==> flow/design.v <==
`timescale 1ns/1ns
module ALU (
    input  logic clk,
    input  logic rst_n,
    input  logic [5:0] alu_op,
    input  logic word,
    input  logic [15:0] a,
    input  logic [15:0] b,
    input  logic cf_in,
    input  logic [4:0] shift_cnt,
    output logic [15:0] result
);
    logic [15:0] a_in, b_in;
    parameter ADD = 6'b000000;
    parameter SUB = 6'b000001;
    parameter CMP = 6'b000010;
    parameter INC = 6'b000011;
    parameter DEC = 6'b000100;
    parameter NEG = 6'b000101;
    parameter AND = 6'b000110;
    parameter OR = 6'b000111;
    parameter XOR = 6'b001000;
    parameter NOT = 6'b001001;
    parameter TEST = 6'b001010;
    parameter SHL = 6'b001011;
    parameter SHR = 6'b001100;
    parameter SAR = 6'b001101;
    parameter ROL = 6'b001110;
    parameter ROR = 6'b001111;
    parameter RCL = 6'b010000;
    parameter RCR = 6'b010001;
    parameter MUL = 6'b010010;
    parameter IMUL = 6'b010011;
    parameter DIV = 6'b010100;
    parameter IDIV = 6'b010101;
    always @(posedge clk or negedge rst_n) begin
        if (!rst_n) begin
            a_in <= 0;
            b_in <= 0;
        end else begin
            case(alu_op)
                ADD: begin
                    result <= a + b;
                end
                SUB: begin
                    result <= a - b;
                end
                CMP: begin
                    result <= a - b;
                end
                INC: begin
                    result <= a + 1;
                end
                DEC: begin
                    result <= a - 1;
                end
                NEG: begin
                    result <= 0 - a;
                end
                AND: begin
                    result <= a & b;
                end
                OR: begin
                    result <= a | b;
                end
                XOR: begin
                    result <= a ^ b;
                end
                NOT: begin
                    result <= ~a;
                end
                TEST: begin
                    result <= a & b;
                end
                SHL: begin
                    result <= a << shift_cnt;
                end
                SHR: begin
                    result <= a >> shift_cnt;
                end
                SAR: begin
                    result <= a >>> shift_cnt;
                end
                ROL: begin
                    result <= {a[15:0], a[15:0]};
                end
                ROR: begin
                    result <= {a[0], a[15:1]};
                end
                RCL: begin
                    result <= {a[15:0], cf_in};
                end
                RCR: begin
                    result <= {cf_in, a[15:0]};
                end
                MUL: begin
                    result <= a * b;    
                end
                IMUL: begin
                    result <= a * b;    
                end
                DIV: begin
                    result <= (b == 16'd0) ? 16'hFFFF : a / b;
                end
                IDIV: begin
                    result <= (b == 16'd0) ? 16'hFFFF : a / b;
                end
            endcase
        end
    end
endmodule
[Step by step through the tools: ALU]
Tool output for the design above before and after an edit, in the order of the flow.
Lines under "before" count in the file above, lines under "after" in the edited file.
"change": "after" minus "before" as printed here.
Cell names lack the library's common part.
A cell with n/a has no value.
Inputs
  top: ALU
  clock port: clk
  standard-cell library: sky130hd
  corner: tt_025C_1v80

[Edit of the RTL]
Unified diff, file above to edited file.
The edited RTL no longer does the same as the RTL above: the edit was made by script, with no optimisation intended.
begin of diff
@@ -41,5 +41,5 @@
             case(alu_op)
                 ADD: begin
-                    result <= a + b;
+                    result <= a | b;
                 end
                 SUB: begin
end of diff

[Word-level counts]
Counts by Yosys on the flattened word-level netlist (proc, flatten, opt, wreduce; memories kept). Register bits leave out memories and registers merged into their read ports (data or address). Print and check cells are left out. Cells with the same type and inputs are merged into one.
Word-level totals
  register bits: before 16, after 16, change 0
  bits of input ports: before 47, after 47, change 0
  output and inout bits: before 16, after 16, change 0
  cells after elaboration: before 47, after 47, change 0
Cells by class
  add/subtract/negate cells: before 5, after 4, change -1
  multiply operators: before 1, after 1, change 0
  divide/modulo/power cells: before 1, after 1, change 0
  equal/unequal tests: before 21, after 21, change 0
  shift operators: before 3, after 3, change 0
  mux-type cells: before 2, after 2, change 0
  bitwise operators: before 4, after 4, change 0
  reduce/logical cells: before 9, after 10, change +1
Operators with widths
  OR reduction 2 bit: before 5, after 6, change +1
  adder 16 bit: before 1, after 0, change -1
  case mux 16 bit (select 17 bit): before 1, after 0, change -1
  nonzero test 18 bit: before 1, after 0, change -1
  case mux 16 bit (select 16 bit): before 0, after 1, change +1
  nonzero test 17 bit: before 0, after 1, change +1
  == test 6 x 4 -> 1 bit (second input constant): before 8, after 8, change 0
  == test 6 x 5 -> 1 bit (second input constant): before 6, after 6, change 0
  == test 6 x 3 -> 1 bit (second input constant): before 4, after 4, change 0
  == test 6 x 2 -> 1 bit (second input constant): before 2, after 2, change 0
  adder 16 x 1 -> 16 bit (second input constant): before 1, after 1, change 0
  AND 16 bit: before 1, after 1, change 0
  divider 16 x 16 -> 16 bit: before 1, after 1, change 0
  == test 6 x 1 -> 1 bit (second input constant): before 1, after 1, change 0
  logical NOT 16 bit: before 1, after 1, change 0
  logical NOT 6 bit: before 1, after 1, change 0
  multiplier 16 x 16 -> 16 bit: before 1, after 1, change 0
  two-way mux 16 bit: before 1, after 1, change 0
  NOT 16 bit: before 1, after 1, change 0
  bitwise OR 16 bit: before 1, after 1, change 0
  AND reduction 2 bit: before 1, after 1, change 0
  << shifter 16 x 5 -> 16 bit: before 1, after 1, change 0
  >> shifter 16 x 5 -> 16 bit: before 1, after 1, change 0
  >>> shifter 16 x 5 -> 16 bit: before 1, after 1, change 0
  subtractor 1 x 16 -> 16 bit (first input constant): before 1, after 1, change 0
  subtractor 16 x 1 -> 16 bit (second input constant): before 1, after 1, change 0
  subtractor 16 bit: before 1, after 1, change 0
  XOR 16 bit: before 1, after 1, change 0

[Depth]
Depth = most cells in a row (Yosys ltp): at word level without a register or memory, in the mapped netlist without a sequential cell, where the memories' decode and read muxes count.
Depth
  depth in word-level cells: before 4, after 4, change 0
  ABC_AREA: before 0, after 0
  depth in mapped cells: before 128, after 133, change +5
  gate-level depth less buffers: before 116, after 120, change +4

[Synthesis result]
Yosys stat after the flow's synthesis: flattened, memories mapped to cells. It holds for the ABC_AREA given above (unset counts as 0); a run with the other value may have another netlist.
Synthesis totals
  mapped cells: before 2158, after 2070, change -88
  cell area after synthesis (um2): before 15846.4, after 15185.8, change -660.6
  area of sequential cells (um2): before 480.5, after 480.5, change 0.0
  flip-flops: before 16, after 16, change 0
  buffer cells: before 116, after 116, change 0
Cells by type
  nand2_1: before 222, after 195, change -27
  nand3_1: before 55, after 38, change -17
  a21oi_1: before 131, after 146, change +15
  o211ai_1: before 44, after 30, change -14
  a221oi_1: before 23, after 9, change -14
  clkbuf_1: before 89, after 102, change +13
  inv_1: before 173, after 161, change -12
  a222oi_1: before 5, after 17, change +12
  o21ai_0: before 106, after 96, change -10
  xnor2_1: before 76, after 86, change +10
  a22oi_1: before 20, after 10, change -10
  a311oi_1: before 15, after 5, change -10
  nor2_1: before 207, after 216, change +9
  a211oi_1: before 20, after 29, change +9
  xor2_1: before 46, after 38, change -8
  and3_1: before 18, after 10, change -8
  o21a_1: before 38, after 31, change -7
  mux2i_1: before 30, after 37, change +7
The list need not be complete.

[Worst setup path after synthesis]
OpenSTA on the mapped netlist: ideal clock, no wires. The path of least setup slack (recovery checks aside). Input and output delay are each 20% of the period. Register names are those of the netlist, which keeps one name where synthesis merged equal registers.
Path post-synthesis
  kind: before input-to-reg, after input-to-reg
  start: before input port b[0], after input port b[14]
  end: before register result[0], after register result[0]
  clock period (ns): before 100.0, after 100.0, change 0.0
  input delay (ns): before 20.000, after 20.000, change 0.000
  library setup time (ns): before 0.272, after 0.275, change +0.003
  time at the first pin (ns): before 20.000, after 20.000, change 0.000
  data arrival time (ns): before 45.923, after 47.266, change +1.343
  required time (ns): before 99.728, after 99.725, change -0.003
  slack (ns): before 53.805, after 52.459, change -1.346
  path delay (ns): before 26.195, after 27.541, change +1.346
  stages on the path: before 115, after 120, change +5
  buffers on the path: before 9, after 13, change +4
  period reached after synthesis (ns): before 46.195, after 47.541, change +1.346
"path delay" is the arrival time less input delay plus setup time.
"stages on the path": output pins that drive a net of the path, with the launching flip-flop's if there is one; two outputs of one cell count as two.
"period reached after synthesis" is the clock period less the worst setup slack; recovery checks do not enter. This is arithmetic on one report: input and output delays are still those of the set period (20% each).
The rows between start and end are the longest chain of elaborated cells between them; the timing report does not say that the signal goes this way. Where chains are equally long, one stands for them.
A line is the first line of the expression or statement that the cell stems from. Yosys adds cells for indexed reads and writes and turns some case tables into memories.
At most two assigning lines are given for a register; there are more.
Between the ends, post-synthesis, before
  path through: clkbuf_1 > clkinv_1 > ha_1 > or2_2 > a31oi_1 > nor2_1 > ha_1 > o21a_1 > o2111a_1 > or4b_2 > o31ai_1 > ha_1 > a21oi_1 > nand2_1 > a21o_1 > and2_1 > ha_1 > o21ai_0 > [... 79 more ...] > ha_1 > o211ai_1 > a211oi_1 > o31a_1 > a221o_1 > nand2_1 > a311oi_1 > clkbuf_1 > mux2_2 > ha_1 > o21a_1 > o21a_1 > o21a_1 > o21a_1 > o211ai_1 > a211oi_1 > o21ai_0 > a22oi_1
  length of the longest elaborated chain: 3
  elaborated cells on any way between the ends: 10
  those cells by class: add/sub (2); mul (1); div (1); mux (2); logic (3); reduce/logical (1)
RTL lines, path post-synthesis, before
  start: declaration: line 8  | input  logic [15:0] b,
  divider 16 x 16 -> 16 bit: line 106  | result <= (b == 16'd0) ? 16'hFFFF : a / b;
  two-way mux 16 bit: line 106
  case mux 16 bit (select 17 bit): line 41  | case(alu_op)
  end: assignment: line 43  | result <= a + b;
  end: assignment: line 46  | result <= a - b;
  end: declaration: line 11  | output logic [15:0] result
Between the ends, post-synthesis, after
  path through: or4_1 > buf_2 > or4b_4 > nor2_1 > a22oi_1 > ha_1 > o21ai_0 > a2111oi_0 > and2_1 > a221o_1 > o21ai_0 > ha_1 > o2bb2ai_1 > o31a_1 > or2_2 > ha_1 > o21a_1 > o22ai_1 > [... 84 more ...] > ha_1 > nand4_1 > a211oi_1 > o41ai_1 > a21oi_1 > o41ai_1 > o21ai_0 > clkbuf_1 > mux2_2 > ha_1 > o21a_1 > o21a_1 > o21a_1 > o21a_1 > o21ai_0 > a21oi_1 > o211ai_1 > a32oi_1
  length of the longest elaborated chain: 3
  elaborated cells on any way between the ends: 4
  those cells by class: div (1); mux (2); reduce/logical (1)
RTL lines, path post-synthesis, after
  start: declaration: line 8  | input  logic [15:0] b,
  divider 16 x 16 -> 16 bit: line 106  | result <= (b == 16'd0) ? 16'hFFFF : a / b;
  two-way mux 16 bit: line 106
  case mux 16 bit (select 16 bit): line 41  | case(alu_op)
  end: assignment: line 43  | result <= a | b;
  end: assignment: line 46  | result <= a - b;
  end: declaration: line 11  | output logic [15:0] result

[Worst path after layout]
From the final timing report of each run of set A: the path of least setup slack in the routed layout; clock arrival at registers is part of the times.
Path after layout
  kind: before input-to-reg, after input-to-reg
  start: before input port b[15], after input port b[14]
  end: before register result[0], after register result[0]
  clock period (ns): before 52.8, after 52.8, change 0.0
  input delay (ns): before 10.56, after 10.56, change 0.00
  library setup time (ns): before 0.31, after 0.30, change -0.01
  time at the first pin (ns): before 10.56, after 10.56, change 0.00
  data arrival time (ns): before 42.87, after 44.15, change +1.28
  required time (ns): before 52.73, after 52.75, change +0.02
  slack (ns): before 9.87, after 8.60, change -1.27
  stages on the path: before 109, after 114, change +5
  buffers on the path: before 3, after 4, change +1
The rows between start and end are the longest chain of elaborated cells between them; the timing report does not say that the signal goes this way. Where chains are equally long, one stands for them.
At most two assigning lines are given for a register; there are more.
Between the ends, after layout, before
  path through: clkdlybuf4s50_1 > nor4_2 > and4_1 > and3_1 > nor2_1 > ha_1 > o21a_1 > o2111a_1 > or4b_2 > o31ai_1 > ha_1 > a21oi_1 > nand2_1 > a21o_1 > and2_1 > ha_1 > o21ai_0 > a22oi_1 > [... 73 more ...] > ha_1 > nand2_1 > a211oi_1 > o31a_1 > a221o_1 > nand2_1 > a311oi_4 > buf_4 > inv_1 > and3_1 > a221o_1 > ha_1 > a21o_1 > a21o_1 > a211oi_1 > o21ai_0 > o21ai_0 > a22oi_1
  length of the longest elaborated chain: 3
  elaborated cells on any way between the ends: 4
  those cells by class: div (1); mux (2); reduce/logical (1)
RTL lines, path after layout, before
  start: declaration: line 8  | input  logic [15:0] b,
  divider 16 x 16 -> 16 bit: line 106  | result <= (b == 16'd0) ? 16'hFFFF : a / b;
  two-way mux 16 bit: line 106
  case mux 16 bit (select 17 bit): line 41  | case(alu_op)
  end: assignment: line 43  | result <= a + b;
  end: assignment: line 46  | result <= a - b;
  end: declaration: line 11  | output logic [15:0] result
Between the ends, after layout, after
  path through: clkdlybuf4s50_1 > or4_1 > or4b_4 > nor2_1 > a22oi_1 > ha_1 > o21ai_0 > a2111oi_0 > and2_1 > a221o_1 > o21ai_0 > ha_1 > o2bb2ai_1 > nor4_2 > or3_1 > nand2_1 > ha_1 > o21a_1 > [... 78 more ...] > o21ai_0 > a211oi_1 > o41ai_1 > a21oi_1 > o41ai_1 > o21ai_1 > buf_4 > inv_1 > o21ai_0 > a41oi_1 > ha_1 > o21a_1 > o2111ai_1 > nor2_1 > o31ai_1 > nand4b_1 > nor4_1 > a32oi_1
  length of the longest elaborated chain: 3
  elaborated cells on any way between the ends: 4
  those cells by class: div (1); mux (2); reduce/logical (1)
RTL lines, path after layout, after
  start: declaration: line 8  | input  logic [15:0] b,
  divider 16 x 16 -> 16 bit: line 106  | result <= (b == 16'd0) ? 16'hFFFF : a / b;
  two-way mux 16 bit: line 106
  case mux 16 bit (select 16 bit): line 41  | case(alu_op)
  end: assignment: line 43  | result <= a | b;
  end: assignment: line 46  | result <= a - b;
  end: declaration: line 11  | output logic [15:0] result

[Flow runs]
Both versions went through the flow (Yosys, OpenROAD) with the same settings in each pair. Constraints: input delay and output delay 20% of the set period each, output load 0.01 pF.
Flow settings, set A
  CORE_UTILIZATION: 40
  period_ns: 52.8
  CAP_MARGIN: 20
  CORE_MARGIN: 2
  SLEW_MARGIN: 20
Measured results, set A
  synthesis area (um2): before 15846.4, after 15185.8, change -660.6
  die size (um2): before 41223.2, after 39539.3, change -1683.9
  standard-cell area after routing (um2): before 17116.4, after 16460.8, change -655.6
  utilization of the finished layout: before 0.44, after 0.439, change -0.001
  setup slack of the worst path (ns): before 9.865, after 8.595, change -1.270
  setup total negative slack (ns): before 0.000, after 0.000, change 0.000
  worst-case hold slack (ns): before 11.323, after 11.205, change -0.118
  power consumption (mW): before 0.3901, after 0.4041, change +0.0140
  clock period reached (ns): before 42.935, after 44.205, change +1.270
Flow settings, set B
  ABC_AREA: 0
  CELL_PAD_IN_SITES_DETAIL_PLACEMENT: 1
  CORE_ASPECT_RATIO: 0.56
  CORE_UTILIZATION: 37
  CTS_CLUSTER_DIAMETER: 34
  CTS_CLUSTER_SIZE: 36
  GPL_ROUTABILITY_DRIVEN: 1
  GPL_TIMING_DRIVEN: 0
  PLACE_DENSITY_LB_ADDON: 0.07
  period_ns: 45.2
  CAP_MARGIN: 20
  CORE_MARGIN: 2
  SLEW_MARGIN: 20
Measured results, set B
  synthesis area (um2): before 15846.4, after 15185.8, change -660.6
  die size (um2): before 44569.6, after 42747.8, change -1821.8
  standard-cell area after routing (um2): before 17304.1, after 16682.2, change -621.9
  utilization of the finished layout: before 0.412, after 0.413, change +0.001
  setup slack of the worst path (ns): before 1.507, after 1.901, change +0.394
  setup total negative slack (ns): before 0.000, after 0.000, change 0.000
  worst-case hold slack (ns): before 9.838, after 9.576, change -0.262
  power consumption (mW): before 0.5773, after 0.5450, change -0.0323
  clock period reached (ns): before 43.693, after 43.299, change -0.394
"clock period reached" is the run's clock period less its worst setup slack. It is reckoned from that one timing run; input and output delays stay at 20% of the period that was set.
"power consumption" is the tool's figure for a default switching activity; nothing was simulated.
